==> flow/design.v <==
`timescale 1ns / 1ps
module ram # 
    (parameter ADDR_WIDTH = 4, DATA_WIDTH = 32)
    (
        input                       clk,
        input                       write_enable,
        input   [ADDR_WIDTH-1:0]    addr,
        input   [DATA_WIDTH-1:0]    data_in,
        output  [DATA_WIDTH-1:0]    data_out
    );
    parameter numRegisters = 1 << (ADDR_WIDTH) ;
    reg [DATA_WIDTH-1:0] ram [numRegisters-1:0] ;
    integer i;
    always @(posedge clk) begin
        if (write_enable)
            ram[addr] <= data_in ;
    end
    assign data_out = ram[addr] ;
endmodule
`timescale 1ns / 1ps
module FIR_Periph #
(parameter C_S_AXI_ADDR_WIDTH = 8, C_S_AXI_DATA_WIDTH = 32, DATA_WIDTH =16, NUM_FILTERS=3, NUM_TAPS=15) (
    input clk,
    input calc,
    output reg calcDone,
    input channel,
    input [DATA_WIDTH-1:0] rawData,
    output reg [DATA_WIDTH-1:0] filterData,
    output reg enabled,
    input                               rd,
    input      [C_S_AXI_ADDR_WIDTH-1:0] rdAddr,
    output reg [C_S_AXI_DATA_WIDTH-1:0] rdData,
    input                               wr,
    input      [C_S_AXI_ADDR_WIDTH-1:0] wrAddr,
    input      [C_S_AXI_DATA_WIDTH-1:0] wrData,
    input reset_l
);
parameter ADDR_WIDTH = C_S_AXI_ADDR_WIDTH-$clog2(C_S_AXI_DATA_WIDTH/8);  
parameter BYTE_BITS = $clog2(C_S_AXI_DATA_WIDTH/8);
parameter TAP_ADDR_WIDTH = $clog2(NUM_TAPS);
parameter RESET = 0, IDLE = 1, CALC = 2 ;
reg [3:0] nextState, currentState;
reg [TAP_ADDR_WIDTH-1:0] hAddr, xAddr;
reg [DATA_WIDTH-1:0] hData, xData;
reg wrX[0:1];
reg [TAP_ADDR_WIDTH-1:0] currentIndex[0:1], currentIndex_D [0:1];
reg [TAP_ADDR_WIDTH-1:0]        xIndex, xIndex_D, hIndex, hIndex_D;
wire signed [DATA_WIDTH-1:0] x[1:0];
reg signed [DATA_WIDTH-1:0] MAC[0:NUM_FILTERS-1], MAC_D [0:NUM_FILTERS-1];
reg signed [2*DATA_WIDTH-1:0] MAC_D_temp [0:NUM_FILTERS-1], temp_output[0:NUM_FILTERS-1];
reg [DATA_WIDTH-1:0] y_D;
reg signed [DATA_WIDTH-1:0] atten[0:NUM_FILTERS-1], atten_D [0:NUM_FILTERS-1];
reg channel_D, channel_Q;
reg [C_S_AXI_DATA_WIDTH-1:0] status, status_D;
ram #(.ADDR_WIDTH(TAP_ADDR_WIDTH),.DATA_WIDTH(DATA_WIDTH)) ram_x0 (
    .clk(clk),
    .addr(xAddr),
    .write_enable(wrX[0]),
    .data_in(xData),
    .data_out(x[0])
);
ram #(.ADDR_WIDTH(TAP_ADDR_WIDTH),.DATA_WIDTH(DATA_WIDTH)) ram_x1 (
    .clk(clk),
    .addr(xAddr),
    .write_enable(wrX[1]),
    .data_in(xData),
    .data_out(x[1])
);
reg wrH [0:NUM_FILTERS-1];
wire signed [DATA_WIDTH-1:0] h  [0:NUM_FILTERS-1];
genvar j;
generate
    for(j=0; j<NUM_FILTERS; j=j+1) begin
        ram #(TAP_ADDR_WIDTH, DATA_WIDTH) ram_h
        (
            .clk(clk),
            .addr(hAddr),
            .write_enable(wrH[j]),
            .data_in(hData),
            .data_out(h[j])
        );
    end
endgenerate
integer i;
always @ * begin
    enabled = status[1];
    for(i=0; i<NUM_FILTERS; i=i+1) begin
        atten_D[i] = atten[i];
    end
    if ( wr & wrAddr[C_S_AXI_ADDR_WIDTH-1:BYTE_BITS]>=(NUM_FILTERS*NUM_TAPS) ) begin
        atten_D[wrAddr[C_S_AXI_ADDR_WIDTH-1:BYTE_BITS]-(NUM_FILTERS*NUM_TAPS)] = wrData;
    end
    rdData = 0;
    if(rd) begin
        rdData = status;
    end
    status_D = status;
    nextState = currentState;
    wrX[0] = 0;
    wrX[1] = 0;
    y_D = filterData;
    xIndex_D = xIndex;
    hIndex_D = hIndex;
    xAddr = 0;
    hAddr = 0;
    xData = 0;
    hData = 0;
    currentIndex_D[0] = currentIndex[0];
    currentIndex_D[1] = currentIndex[1];
    calcDone = 0;
    channel_D = channel_Q;
    for(i=0; i<NUM_FILTERS; i=i+1) begin
        wrH[i] = 0;
        MAC_D_temp[i] = 0;
        MAC_D[i] = MAC[i];
        temp_output[i] = 0;
    end
    case (currentState)
        IDLE: begin
            for(i=0; i<NUM_FILTERS; i=i+1) begin
                MAC_D[i] = 0;
            end
            if ( calc & enabled ) begin
                nextState = CALC;
                channel_D = channel;
                wrX[channel_D] = 1;
                xAddr = currentIndex[channel_D];
                xData = rawData;
                xIndex_D = currentIndex[channel_D];
                hIndex_D = 0;
            end
            else if ( wr & wrAddr[C_S_AXI_ADDR_WIDTH-1:BYTE_BITS]<(NUM_FILTERS*NUM_TAPS)) begin
                for(i=0; i<NUM_FILTERS; i=i+1) begin
                    if(wrAddr[C_S_AXI_ADDR_WIDTH-1:BYTE_BITS]>=i*NUM_TAPS && wrAddr[C_S_AXI_ADDR_WIDTH-1:BYTE_BITS]<(i+1)*NUM_TAPS) begin
                        wrH[i] = 1;
                        hAddr = wrAddr[ADDR_WIDTH+1:BYTE_BITS]-i*NUM_TAPS;
                        hData = wrData[DATA_WIDTH-1:0];
                    end
                end
            end
            if(wr & wrAddr[C_S_AXI_ADDR_WIDTH-1:BYTE_BITS]==(NUM_FILTERS*NUM_TAPS)+NUM_FILTERS) begin  
                status_D[1] = 1;
            end
        end
        CALC: begin
            hAddr = hIndex;
            xAddr = xIndex;
            for(i=0; i<NUM_FILTERS; i=i+1) begin
                MAC_D_temp[i] = (x[channel_Q]*h[i] + 32'sh4000);
                MAC_D[i] = MAC[i] + MAC_D_temp[i][2*DATA_WIDTH-2:DATA_WIDTH-1];
            end
            xIndex_D = xIndex - 1'b1;
            if(xIndex == 0) begin
                xIndex_D = NUM_TAPS - 1;
            end
            hIndex_D = hIndex + 1'b1;
            if (hIndex == NUM_TAPS - 1) begin
                nextState = IDLE;
                y_D = 0;
                for(i=0; i<NUM_FILTERS; i=i+1) begin
                    temp_output[i] = atten[i]*MAC_D[i] + 32'sh2000;
                    y_D = y_D + temp_output[i][2*DATA_WIDTH-3:DATA_WIDTH-2];
                end
                calcDone = 1;
                currentIndex_D[channel_Q] = currentIndex[channel_Q] + 1'b1;
                if(currentIndex[channel_Q] == NUM_TAPS - 1) begin
                    currentIndex_D[channel_Q] = 0;
                end
            end
        end
        RESET: begin
            xAddr = xIndex;
            wrX[0] = 1;
            wrX[1] = 1;
            xData = 0;
            xIndex_D = xIndex+1'b1;
            if(xIndex == NUM_TAPS - 1) begin
                status_D[0]=1;
                nextState = IDLE;
            end
        end
        default: begin
            nextState = IDLE;
        end
    endcase
end
always @(posedge clk) begin
    if(!reset_l) begin
        currentIndex[0] <= 0;
        currentIndex[1] <= 0;
        currentState <= RESET;
        filterData <= 0;
        xIndex <= 0;
        hIndex <= 0;
        for(i=0; i<NUM_FILTERS;i=i+1) begin
            atten[i] <= 0;
            MAC[i] <= 0;
        end
        channel_Q <= 0;
        status <= 0;
    end
    else begin
        currentState <= nextState;
        currentIndex[0] <= currentIndex_D[0];
        currentIndex[1] <= currentIndex_D[1];
        xIndex <= xIndex_D;
        hIndex <= hIndex_D;
        for(i=0; i<NUM_FILTERS; i=i+1) begin
            MAC[i] <= MAC_D[i];
            atten[i] <= atten_D[i];
        end
        filterData <= y_D;
        channel_Q <= channel_D;
        status <= status_D;
    end
end
endmodule
Appendix: tool output

Tool chain data of FIR_Periph:

Tool output for the design above before and after an edit, in the order of the flow.
"unedited" refers to lines of the RTL above, "edited" to lines of the edited file.
"change": "edited" minus "unedited" as printed here.
Cell names lack the library's common part.
Not given: n/a

* design top: FIR_Periph
* clock input: clk
* standard-cell library: sky130hd
* corner: tt_025C_1v80

Edit of the RTL:

Unified diff, file above to edited file.
This change comes from a script, not from a designer. The edited design behaves differently; no optimisation was intended.

```diff
@@ -60,11 +60,5 @@
     .data_out(x[0])
 );
-ram #(.ADDR_WIDTH(TAP_ADDR_WIDTH),.DATA_WIDTH(DATA_WIDTH)) ram_x1 (
-    .clk(clk),
-    .addr(xAddr),
-    .write_enable(wrX[1]),
-    .data_in(xData),
-    .data_out(x[1])
-);
+assign x[1] = 0;
 reg wrH [0:NUM_FILTERS-1];
 wire signed [DATA_WIDTH-1:0] h  [0:NUM_FILTERS-1];
```

Word level:

Yosys after proc, flatten, opt, wreduce and memory -nomap, before mapping. Print and check cells are not counted. Equal cells are merged and count once.
Yosys's memory passes give these memory sizes; they may raise the number of words (mostly to a power of two), join words into wider ones and drop unused or constant bits.

Operators by class
* $add $sub $neg: unedited 18, edited 18, change 0
* multipliers: unedited 6, edited 6, change 0
* order comparisons: unedited 7, edited 7, change 0
* equality and inequality tests: unedited 11, edited 11, change 0
* multiplexer cells: unedited 76, edited 70, change -6
* bitwise gates (word level): unedited 6, edited 6, change 0
* reductions and logical operators: unedited 19, edited 19, change 0

Operators by type and width
* two-way mux 1 bit: unedited 21, edited 19, change -2
* case mux 1 bit (select 2 bit): unedited 4, edited 2, change -2
* two-way mux 4 bit: unedited 21, edited 20, change -1
* two-way mux 16 bit: unedited 14, edited 13, change -1
* case mux 4 bit (select 2 bit): unedited 9, edited 9, change 0
* AND reduction 2 bit: unedited 9, edited 9, change 0
* adder 16 bit: unedited 5, edited 5, change 0
* bitwise AND 1 bit: unedited 4, edited 4, change 0
* case mux 16 bit (select 2 bit): unedited 4, edited 4, change 0
* adder 30 x 15 -> 30 bit (second input constant): unedited 3, edited 3, change 0
* adder 31 x 16 -> 31 bit (second input constant): unedited 3, edited 3, change 0
* adder 4 x 1 -> 4 bit (second input constant): unedited 3, edited 3, change 0
* equality test 4 bit (second input constant): unedited 3, edited 3, change 0
* logical AND 1 bit: unedited 3, edited 3, change 0
* multiplier 16 x 16 -> 30 bit: unedited 3, edited 3, change 0
* multiplier 16 x 16 -> 31 bit: unedited 3, edited 3, change 0
* inequality test 2 bit (second input constant): unedited 3, edited 3, change 0
* zero test 4 bit: unedited 2, edited 2, change 0
* NOT 1 bit: unedited 2, edited 2, change 0
* case mux 4 bit (select 3 bit): unedited 2, edited 2, change 0
* subtractor 4 bit (second input constant): unedited 2, edited 2, change 0
* equality test 2 x 1 -> 1 bit (second input constant): unedited 1, edited 1, change 0
* equality test 2 bit (second input constant): unedited 1, edited 1, change 0
* equality test 4 x 1 -> 1 bit (second input constant): unedited 1, edited 1, change 0
* equality test 4 x 2 -> 1 bit (second input constant): unedited 1, edited 1, change 0
* equality test 6 bit (second input constant): unedited 1, edited 1, change 0
* >= comparator 6 x 1 -> 1 bit (second input constant): unedited 1, edited 1, change 0
* >= comparator 6 x 4 -> 1 bit (second input constant): unedited 1, edited 1, change 0

The list need not be complete.

Word-level totals
* register bits after elaboration: unedited 135, edited 135, change 0
* RAM bits: unedited 1280, edited 1024, change -256
* memory cells: unedited 5, edited 4, change -1
* bits of input ports: unedited 70, edited 70, change 0
* output and inout bits: unedited 50, edited 50, change 0
* word-level cells: unedited 163, edited 156, change -7

Memory list
* words x width with read and write ports: unedited genblk1[0].ram_h.ram 16 x 16 bit 1R1W; genblk1[1].ram_h.ram 16 x 16 bit 1R1W; genblk1[2].ram_h.ram 16 x 16 bit 1R1W; ram_x0.ram 16 x 16 bit 1R1W; ram_x1.ram 16 x 16 bit 1R1W, edited genblk1[0].ram_h.ram 16 x 16 bit 1R1W; genblk1[1].ram_h.ram 16 x 16 bit 1R1W; genblk1[2].ram_h.ram 16 x 16 bit 1R1W; ram_x0.ram 16 x 16 bit 1R1W

Logic depth:

Yosys ltp: most cells in a row. Word level: on the elaborated netlist, between registers, memories and ports. Mapped: between sequential cells and ports; inverters and the memories' decode and read muxes count.

Logic depth
* word-level depth: unedited 10, edited 10, change 0
* ABC_AREA: unedited 0, edited 0
* depth in mapped cells: unedited 95, edited 98, change +3
* depth with buffers taken out: unedited 86, edited 88, change +2

Mapped cells and area:

Source: synth_stat.txt of the flow (Yosys; design flattened, memories mapped). It holds for the ABC_AREA given above (unset counts as 0); a run with the other value may have another netlist.

Cells by type
* edfxtp_1: unedited 1280, edited 1024, change -256
* nand2_1: unedited 1323, edited 1490, change +167
* mux4_2: unedited 88, edited 1, change -87
* and3_1: unedited 95, edited 179, change +84
* nor2_1: unedited 629, edited 554, change -75
* mux2i_1: unedited 139, edited 70, change -69
* nor2b_1: unedited 67, edited 119, change +52
* a311o_1: unedited 0, edited 41, change +41
* o21ai_0: unedited 57, edited 97, change +40
* o31ai_1: unedited 6, edited 40, change +34
* a21o_1: unedited 76, edited 43, change -33
* clkbuf_1: unedited 377, edited 409, change +32
* a22oi_1: unedited 37, edited 5, change -32
* inv_1: unedited 1700, edited 1730, change +30
* a21boi_0: unedited 9, edited 39, change +30
* a21oi_1: unedited 215, edited 186, change -29
* nor3_1: unedited 48, edited 76, change +28
* nand3_1: unedited 245, edited 223, change -22

The list need not be complete.

Synthesis totals
* standard cells after synthesis: unedited 10208, edited 10194, change -14
* chip area (Yosys) (sq um): unedited 113527.6, edited 105183.4, change -8344.2
* sequential part of the area (sq um): unedited 41119.4, edited 33432.1, change -7687.3
* flip-flops: unedited 1414, edited 1158, change -256
* buffers: unedited 513, edited 545, change +32

By module: a second synthesis without flattening, with its own total; a netlist apart from the flattened one above.

Unflattened totals
* cell total of the unflattened synthesis: unedited 9173, edited 8814, change -359
* area total of the unflattened synthesis (sq um): unedited 112578.0, edited 102569.6, change -10008.4

Each row is one instance without its submodules.

Modules, unedited
* FIR_Periph: times used 1, cells 7083, area 63724.9 sq um, sequential area 2682.6 sq um
* ram: times used 5, cells 418, area 9770.6 sq um, sequential area 7687.4 sq um

Modules, edited
* FIR_Periph: times used 1, cells 7142, area 63757.4 sq um, sequential area 2682.6 sq um
* ram: times used 4, cells 418, area 9703.1 sq um, sequential area 7687.4 sq um

Timing after synthesis:

Path of least setup slack by OpenSTA after synthesis, without wires, with an ideal clock, recovery checks aside; 20% of the period is set as input and as output delay. Where synthesis merged equal registers, the netlist keeps one of their names.

Path after synthesis
* path type: unedited input port to flip-flop, edited input port to flip-flop
* start: unedited input port channel, edited input port wrAddr[2]
* end: unedited register filterData[15], edited register filterData[15]
* clock period (ps): unedited 24000, edited 24000, change 0
* external input delay (ps): unedited 4800, edited 4800, change 0
* setup time (ps): unedited 132, edited 62, change -70
* launch time at the first pin (ps): unedited 4800, edited 4800, change 0
* arrival time (ps): unedited 24091, edited 24984, change +893
* required time (ps): unedited 23868, edited 23938, change +70
* setup slack (ps): unedited -222, edited -1046, change -824
* path delay (ps): unedited 19423, edited 20246, change +823
* stages: unedited 81, edited 87, change +6
* path buffers: unedited 9, edited 10, change +1
* period reached after synthesis (ps): unedited 24222, edited 25046, change +824

"path delay" is the arrival time less input delay plus setup time.
"stages" counts driving pins, that of a launching flip-flop among them; a cell with two outputs on the path counts twice.
"period reached after synthesis" is the clock period less the worst setup slack; recovery checks do not enter. This is arithmetic on one report: input and output delays are still those of the set period (20% each).
Between the ends stands the longest chain of elaborated cells between them, by number of cells; it is not shown to be the way that was timed. Of several equally long chains one is given.
A line is the first line of the expression or statement that the cell stems from. Yosys adds cells for indexed reads and writes and turns some case tables into memories.
A memory read counts as a cell of the chain, while the word-level depth stops at memories.

On the way, after synthesis, unedited:
* cell sequence: buf_4 > mux2_4 > a21oi_4 > buf_6 > buf_4 > buf_2 > buf_1 > buf_1 > mux4_2 > a22oi_1 > nand3_1 > o21ai_0 > clkbuf_1 > clkbuf_1 > nor2_1 > fa_1 > inv_1 > fa_1 > (+45 left out) > o31ai_1 > nand2b_1 > a21o_1 > a21oi_1 > xor2_1 > fa_1 > inv_1 > ha_1 > nand2_1 > o41ai_1 > xnor2_1 > xnor2_1 > xnor2_1 > xnor2_1 > xnor2_1 > xnor3_1 > nand2_1 > a21oi_1
* length of the longest elaborated chain: 14
* elaborated cells on any way between the ends: 25
* those cells by class: add/sub (11); mul (6); mux (5); logic (1); memory (2)

RTL lines, path after synthesis, unedited
* start, declared: RTL line 26 `input channel,`
* NOT 1 bit: RTL line 127 `xAddr = currentIndex[channel_D];`
* case mux 4 bit (select 2 bit): RTL line 127
* two-way mux 4 bit: RTL line 123 `if ( calc & enabled ) begin`
* case mux 4 bit (select 2 bit): RTL line 118 `case (currentState)`
* memory (16 x 16 bit): RTL line 12 `reg [DATA_WIDTH-1:0] ram [numRegisters-1:0] ;`
* case mux 16 bit (select 2 bit): RTL line 149 `MAC_D_temp[i] = (x[channel_Q]*h[i] + 32'sh4000);`
* two-way mux 16 bit: RTL line 118
* multiplier 16 x 16 -> 31 bit: RTL line 149
* adder 31 x 16 -> 31 bit: RTL line 149
* adder 16 bit: RTL line 150 `MAC_D[i] = MAC[i] + MAC_D_temp[i][2*DATA_WIDTH-2:DATA_WIDTH-1];`
* multiplier 16 x 16 -> 30 bit: RTL line 161 `temp_output[i] = atten[i]*MAC_D[i] + 32'sh2000;`
* adder 30 x 15 -> 30 bit: RTL line 161
* adder 16 bit x2: RTL line 162 `y_D = y_D + temp_output[i][2*DATA_WIDTH-3:DATA_WIDTH-2];`
* end, assigned: RTL line 192 `filterData <= 0;`
* end, assigned: RTL line 212 `filterData <= y_D;`
* end, declared: RTL line 28 `output reg [DATA_WIDTH-1:0] filterData,`

On the way, after synthesis, edited:
* cell sequence: buf_2 > inv_1 > ha_1 > o211a_2 > mux2i_2 > o31a_1 > nor2_2 > clkbuf_1 > buf_2 > clkbuf_1 > buf_2 > buf_1 > clkbuf_1 > buf_2 > nand3_1 > a311o_1 > o31ai_1 > clkbuf_1 > (+51 left out) > a221o_1 > and4_1 > o31a_1 > o21a_1 > or2_2 > fa_1 > inv_1 > ha_1 > o41ai_1 > o21ai_0 > xnor2_1 > xnor2_1 > xnor2_1 > xnor2_1 > xnor3_1 > xnor2_1 > or4_1 > nand3_1
* length of the longest elaborated chain: 16
* elaborated cells on any way between the ends: 38
* those cells by class: add/sub (13); mul (6); compare (6); mux (6); logic (1); reduce/logical (3); memory (3)

RTL lines, path after synthesis, edited
* start, declared: RTL line 34 `input      [C_S_AXI_ADDR_WIDTH-1:0] wrAddr,`
* >= comparator 6 x 1 -> 1 bit: RTL line 128 `if(wrAddr[C_S_AXI_ADDR_WIDTH-1:BYTE_BITS]>=i*NUM_TAPS && wrAddr[C_S_AXI_ADDR_WIDTH-1:BYTE_BITS]<(i+1)*NUM_TAPS ...`
* logical AND 1 bit: RTL line 128
* two-way mux 4 bit x3: RTL line 128
* two-way mux 4 bit: RTL line 126 `else if ( wr & wrAddr[C_S_AXI_ADDR_WIDTH-1:BYTE_BITS]<(NUM_FILTERS*NUM_TAPS)) begin`
* two-way mux 4 bit: RTL line 117 `if ( calc & enabled ) begin`
* case mux 4 bit (select 2 bit): RTL line 112 `case (currentState)`
* memory (16 x 16 bit): RTL line 12 `reg [DATA_WIDTH-1:0] ram [numRegisters-1:0] ;`
* multiplier 16 x 16 -> 31 bit: RTL line 143 `MAC_D_temp[i] = (x[channel_Q]*h[i] + 32'sh4000);`
* adder 31 x 16 -> 31 bit: RTL line 143
* adder 16 bit: RTL line 144 `MAC_D[i] = MAC[i] + MAC_D_temp[i][2*DATA_WIDTH-2:DATA_WIDTH-1];`
* multiplier 16 x 16 -> 30 bit: RTL line 155 `temp_output[i] = atten[i]*MAC_D[i] + 32'sh2000;`
* adder 30 x 15 -> 30 bit: RTL line 155
* adder 16 bit x2: RTL line 156 `y_D = y_D + temp_output[i][2*DATA_WIDTH-3:DATA_WIDTH-2];`
* end, assigned: RTL line 186 `filterData <= 0;`
* end, assigned: RTL line 206 `filterData <= y_D;`
* end, declared: RTL line 28 `output reg [DATA_WIDTH-1:0] filterData,`

Timing after layout:

From the final timing report of each run of set A: the path of least setup slack in the routed layout; clock arrival at registers is part of the times.
The report prints the path's times to 10 ps; the period is as set.

Path post-layout
* path type: unedited input port to flip-flop, edited input port to flip-flop
* start: unedited input port wrAddr[4], edited input port wrAddr[5]
* end: unedited register filterData[15], edited register filterData[15]
* clock period (ps): unedited 23600, edited 23600, change 0
* external input delay (ps): unedited 4720, edited 4720, change 0
* setup time (ps): unedited 150, edited 60, change -90
* launch time at the first pin (ps): unedited 4720, edited 4720, change 0
* arrival time (ps): unedited 23730, edited 24610, change +880
* required time (ps): unedited 24230, edited 24290, change +60
* setup slack (ps): unedited 500, edited -320, change -820
* stages: unedited 86, edited 93, change +7
* path buffers: unedited 13, edited 12, change -1

Between the ends stands the longest chain of elaborated cells between them, by number of cells; it is not shown to be the way that was timed. Of several equally long chains one is given.
A memory read counts as a cell of the chain, while the word-level depth stops at memories.

On the way, post-layout, unedited:
* cell sequence: clkdlybuf4s50_1 > buf_12 > nand3_4 > mux2_4 > a32o_2 > a21oi_4 > buf_12 > buf_8 > buf_4 > clkbuf_16 > nand2_1 > a311oi_4 > a211oi_2 > buf_4 > buf_4 > or2_2 > fa_1 > fa_1 > (+50 left out) > nor2b_2 > o21ai_1 > nand2b_1 > a2111oi_4 > nor4_2 > nor2_1 > nor2b_1 > o21a_1 > nor4_4 > o41ai_4 > xnor2_1 > xnor2_1 > xnor2_1 > xnor2_1 > xnor2_1 > xnor3_1 > nand2_1 > a21oi_1
* length of the longest elaborated chain: 16
* elaborated cells on any way between the ends: 38
* those cells by class: add/sub (13); mul (6); compare (6); mux (6); logic (1); reduce/logical (3); memory (3)

RTL lines, path post-layout, unedited
* start, declared: RTL line 34 `input      [C_S_AXI_ADDR_WIDTH-1:0] wrAddr,`
* >= comparator 6 x 1 -> 1 bit: RTL line 134 `if(wrAddr[C_S_AXI_ADDR_WIDTH-1:BYTE_BITS]>=i*NUM_TAPS && wrAddr[C_S_AXI_ADDR_WIDTH-1:BYTE_BITS]<(i+1)*NUM_TAPS ...`
* logical AND 1 bit: RTL line 134
* two-way mux 4 bit x3: RTL line 134
* two-way mux 4 bit: RTL line 132 `else if ( wr & wrAddr[C_S_AXI_ADDR_WIDTH-1:BYTE_BITS]<(NUM_FILTERS*NUM_TAPS)) begin`
* two-way mux 4 bit: RTL line 123 `if ( calc & enabled ) begin`
* case mux 4 bit (select 2 bit): RTL line 118 `case (currentState)`
* memory (16 x 16 bit): RTL line 12 `reg [DATA_WIDTH-1:0] ram [numRegisters-1:0] ;`
* multiplier 16 x 16 -> 31 bit: RTL line 149 `MAC_D_temp[i] = (x[channel_Q]*h[i] + 32'sh4000);`
* adder 31 x 16 -> 31 bit: RTL line 149
* adder 16 bit: RTL line 150 `MAC_D[i] = MAC[i] + MAC_D_temp[i][2*DATA_WIDTH-2:DATA_WIDTH-1];`
* multiplier 16 x 16 -> 30 bit: RTL line 161 `temp_output[i] = atten[i]*MAC_D[i] + 32'sh2000;`
* adder 30 x 15 -> 30 bit: RTL line 161
* adder 16 bit x2: RTL line 162 `y_D = y_D + temp_output[i][2*DATA_WIDTH-3:DATA_WIDTH-2];`
* end, assigned: RTL line 192 `filterData <= 0;`
* end, assigned: RTL line 212 `filterData <= y_D;`
* end, declared: RTL line 28 `output reg [DATA_WIDTH-1:0] filterData,`

On the way, post-layout, edited:
* cell sequence: clkdlybuf4s50_1 > buf_6 > and3_4 > mux2_4 > o31a_1 > nor2_4 > buf_12 > buf_12 > buf_4 > nand2_1 > and3_1 > a311oi_2 > buf_4 > a311o_1 > o31ai_4 > buf_6 > nor2_2 > fa_1 > (+57 left out) > o21ai_2 > nand2b_1 > xnor2_2 > fa_2 > xnor2_2 > xnor2_1 > xnor2_1 > xnor2_1 > xnor2_1 > xnor2_1 > xnor2_2 > xnor2_1 > xnor2_1 > xnor2_1 > xnor3_1 > xnor2_2 > or4_1 > nand3_1
* length of the longest elaborated chain: 16
* elaborated cells on any way between the ends: 38
* those cells by class: add/sub (13); mul (6); compare (6); mux (6); logic (1); reduce/logical (3); memory (3)

RTL lines, path post-layout, edited
* start, declared: RTL line 34 `input      [C_S_AXI_ADDR_WIDTH-1:0] wrAddr,`
* >= comparator 6 x 1 -> 1 bit: RTL line 128 `if(wrAddr[C_S_AXI_ADDR_WIDTH-1:BYTE_BITS]>=i*NUM_TAPS && wrAddr[C_S_AXI_ADDR_WIDTH-1:BYTE_BITS]<(i+1)*NUM_TAPS ...`
* logical AND 1 bit: RTL line 128
* two-way mux 4 bit x3: RTL line 128
* two-way mux 4 bit: RTL line 126 `else if ( wr & wrAddr[C_S_AXI_ADDR_WIDTH-1:BYTE_BITS]<(NUM_FILTERS*NUM_TAPS)) begin`
* two-way mux 4 bit: RTL line 117 `if ( calc & enabled ) begin`
* case mux 4 bit (select 2 bit): RTL line 112 `case (currentState)`
* memory (16 x 16 bit): RTL line 12 `reg [DATA_WIDTH-1:0] ram [numRegisters-1:0] ;`
* multiplier 16 x 16 -> 31 bit: RTL line 143 `MAC_D_temp[i] = (x[channel_Q]*h[i] + 32'sh4000);`
* adder 31 x 16 -> 31 bit: RTL line 143
* adder 16 bit: RTL line 144 `MAC_D[i] = MAC[i] + MAC_D_temp[i][2*DATA_WIDTH-2:DATA_WIDTH-1];`
* multiplier 16 x 16 -> 30 bit: RTL line 155 `temp_output[i] = atten[i]*MAC_D[i] + 32'sh2000;`
* adder 30 x 15 -> 30 bit: RTL line 155
* adder 16 bit x2: RTL line 156 `y_D = y_D + temp_output[i][2*DATA_WIDTH-3:DATA_WIDTH-2];`
* end, assigned: RTL line 186 `filterData <= 0;`
* end, assigned: RTL line 206 `filterData <= y_D;`
* end, declared: RTL line 28 `output reg [DATA_WIDTH-1:0] filterData,`

Layout results:

Runs of the flow (Yosys, OpenROAD) on both versions; the two runs of a pair have the same settings. The constraints put input and output delay at 20% of the set period each and load the outputs with 0.01 pF.

Settings, set A:
* CORE_UTILIZATION: 45
* PLACE_DENSITY: 0.6
* period_ns: 23.6
* CAP_MARGIN: 20
* CORE_MARGIN: 2
* SLEW_MARGIN: 20

Results, set A
* synthesis area (sq um): unedited 113527.6, edited 105183.4, change -8344.2
* area of the die (sq um): unedited 256319.0, edited 237622.0, change -18697.0
* standard-cell area after routing (sq um): unedited 133277.0, edited 124493.0, change -8784.0
* utilization after routing (%): unedited 53.1, edited 53.5, change +0.4
* setup slack of the worst path (ps): unedited 495, edited -316, change -811
* post-route setup TNS (ps): unedited 0, edited -316, change -316
* final worst hold slack (ps): unedited 453, edited 470, change +17
* reached clock period (ps): unedited 23105, edited 23916, change +811

Settings, set B:
* CELL_PAD_IN_SITES_GLOBAL_PLACEMENT: 1
* CORE_ASPECT_RATIO: 1.66
* CORE_UTILIZATION: 51
* GPL_TIMING_DRIVEN: 1
* HOLD_SLACK_MARGIN: -0.05
* PLACE_DENSITY_LB_ADDON: 0.21
* SLEW_MARGIN: 40
* TNS_END_PERCENT: 55
* period_ns: 17.9
* CAP_MARGIN: 20
* CORE_MARGIN: 2

Results, set B
* synthesis area (sq um): unedited 113527.6, edited 105183.4, change -8344.2
* area of the die (sq um): unedited 226515.0, edited 210008.0, change -16507.0
* standard-cell area after routing (sq um): unedited 136471.0, edited 126291.0, change -10180.0
* utilization after routing (%): unedited 61.5, edited 61.7, change +0.2
* setup slack of the worst path (ps): unedited -3353, edited -3947, change -594
* post-route setup TNS (ps): unedited -30946, edited -37948, change -7002
* final worst hold slack (ps): unedited 452, edited 479, change +27
* reached clock period (ps): unedited 21253, edited 21847, change +594

"reached clock period" is the run's clock period less its worst setup slack. It is reckoned from that one timing run; input and output delays stay at 20% of the period that was set.
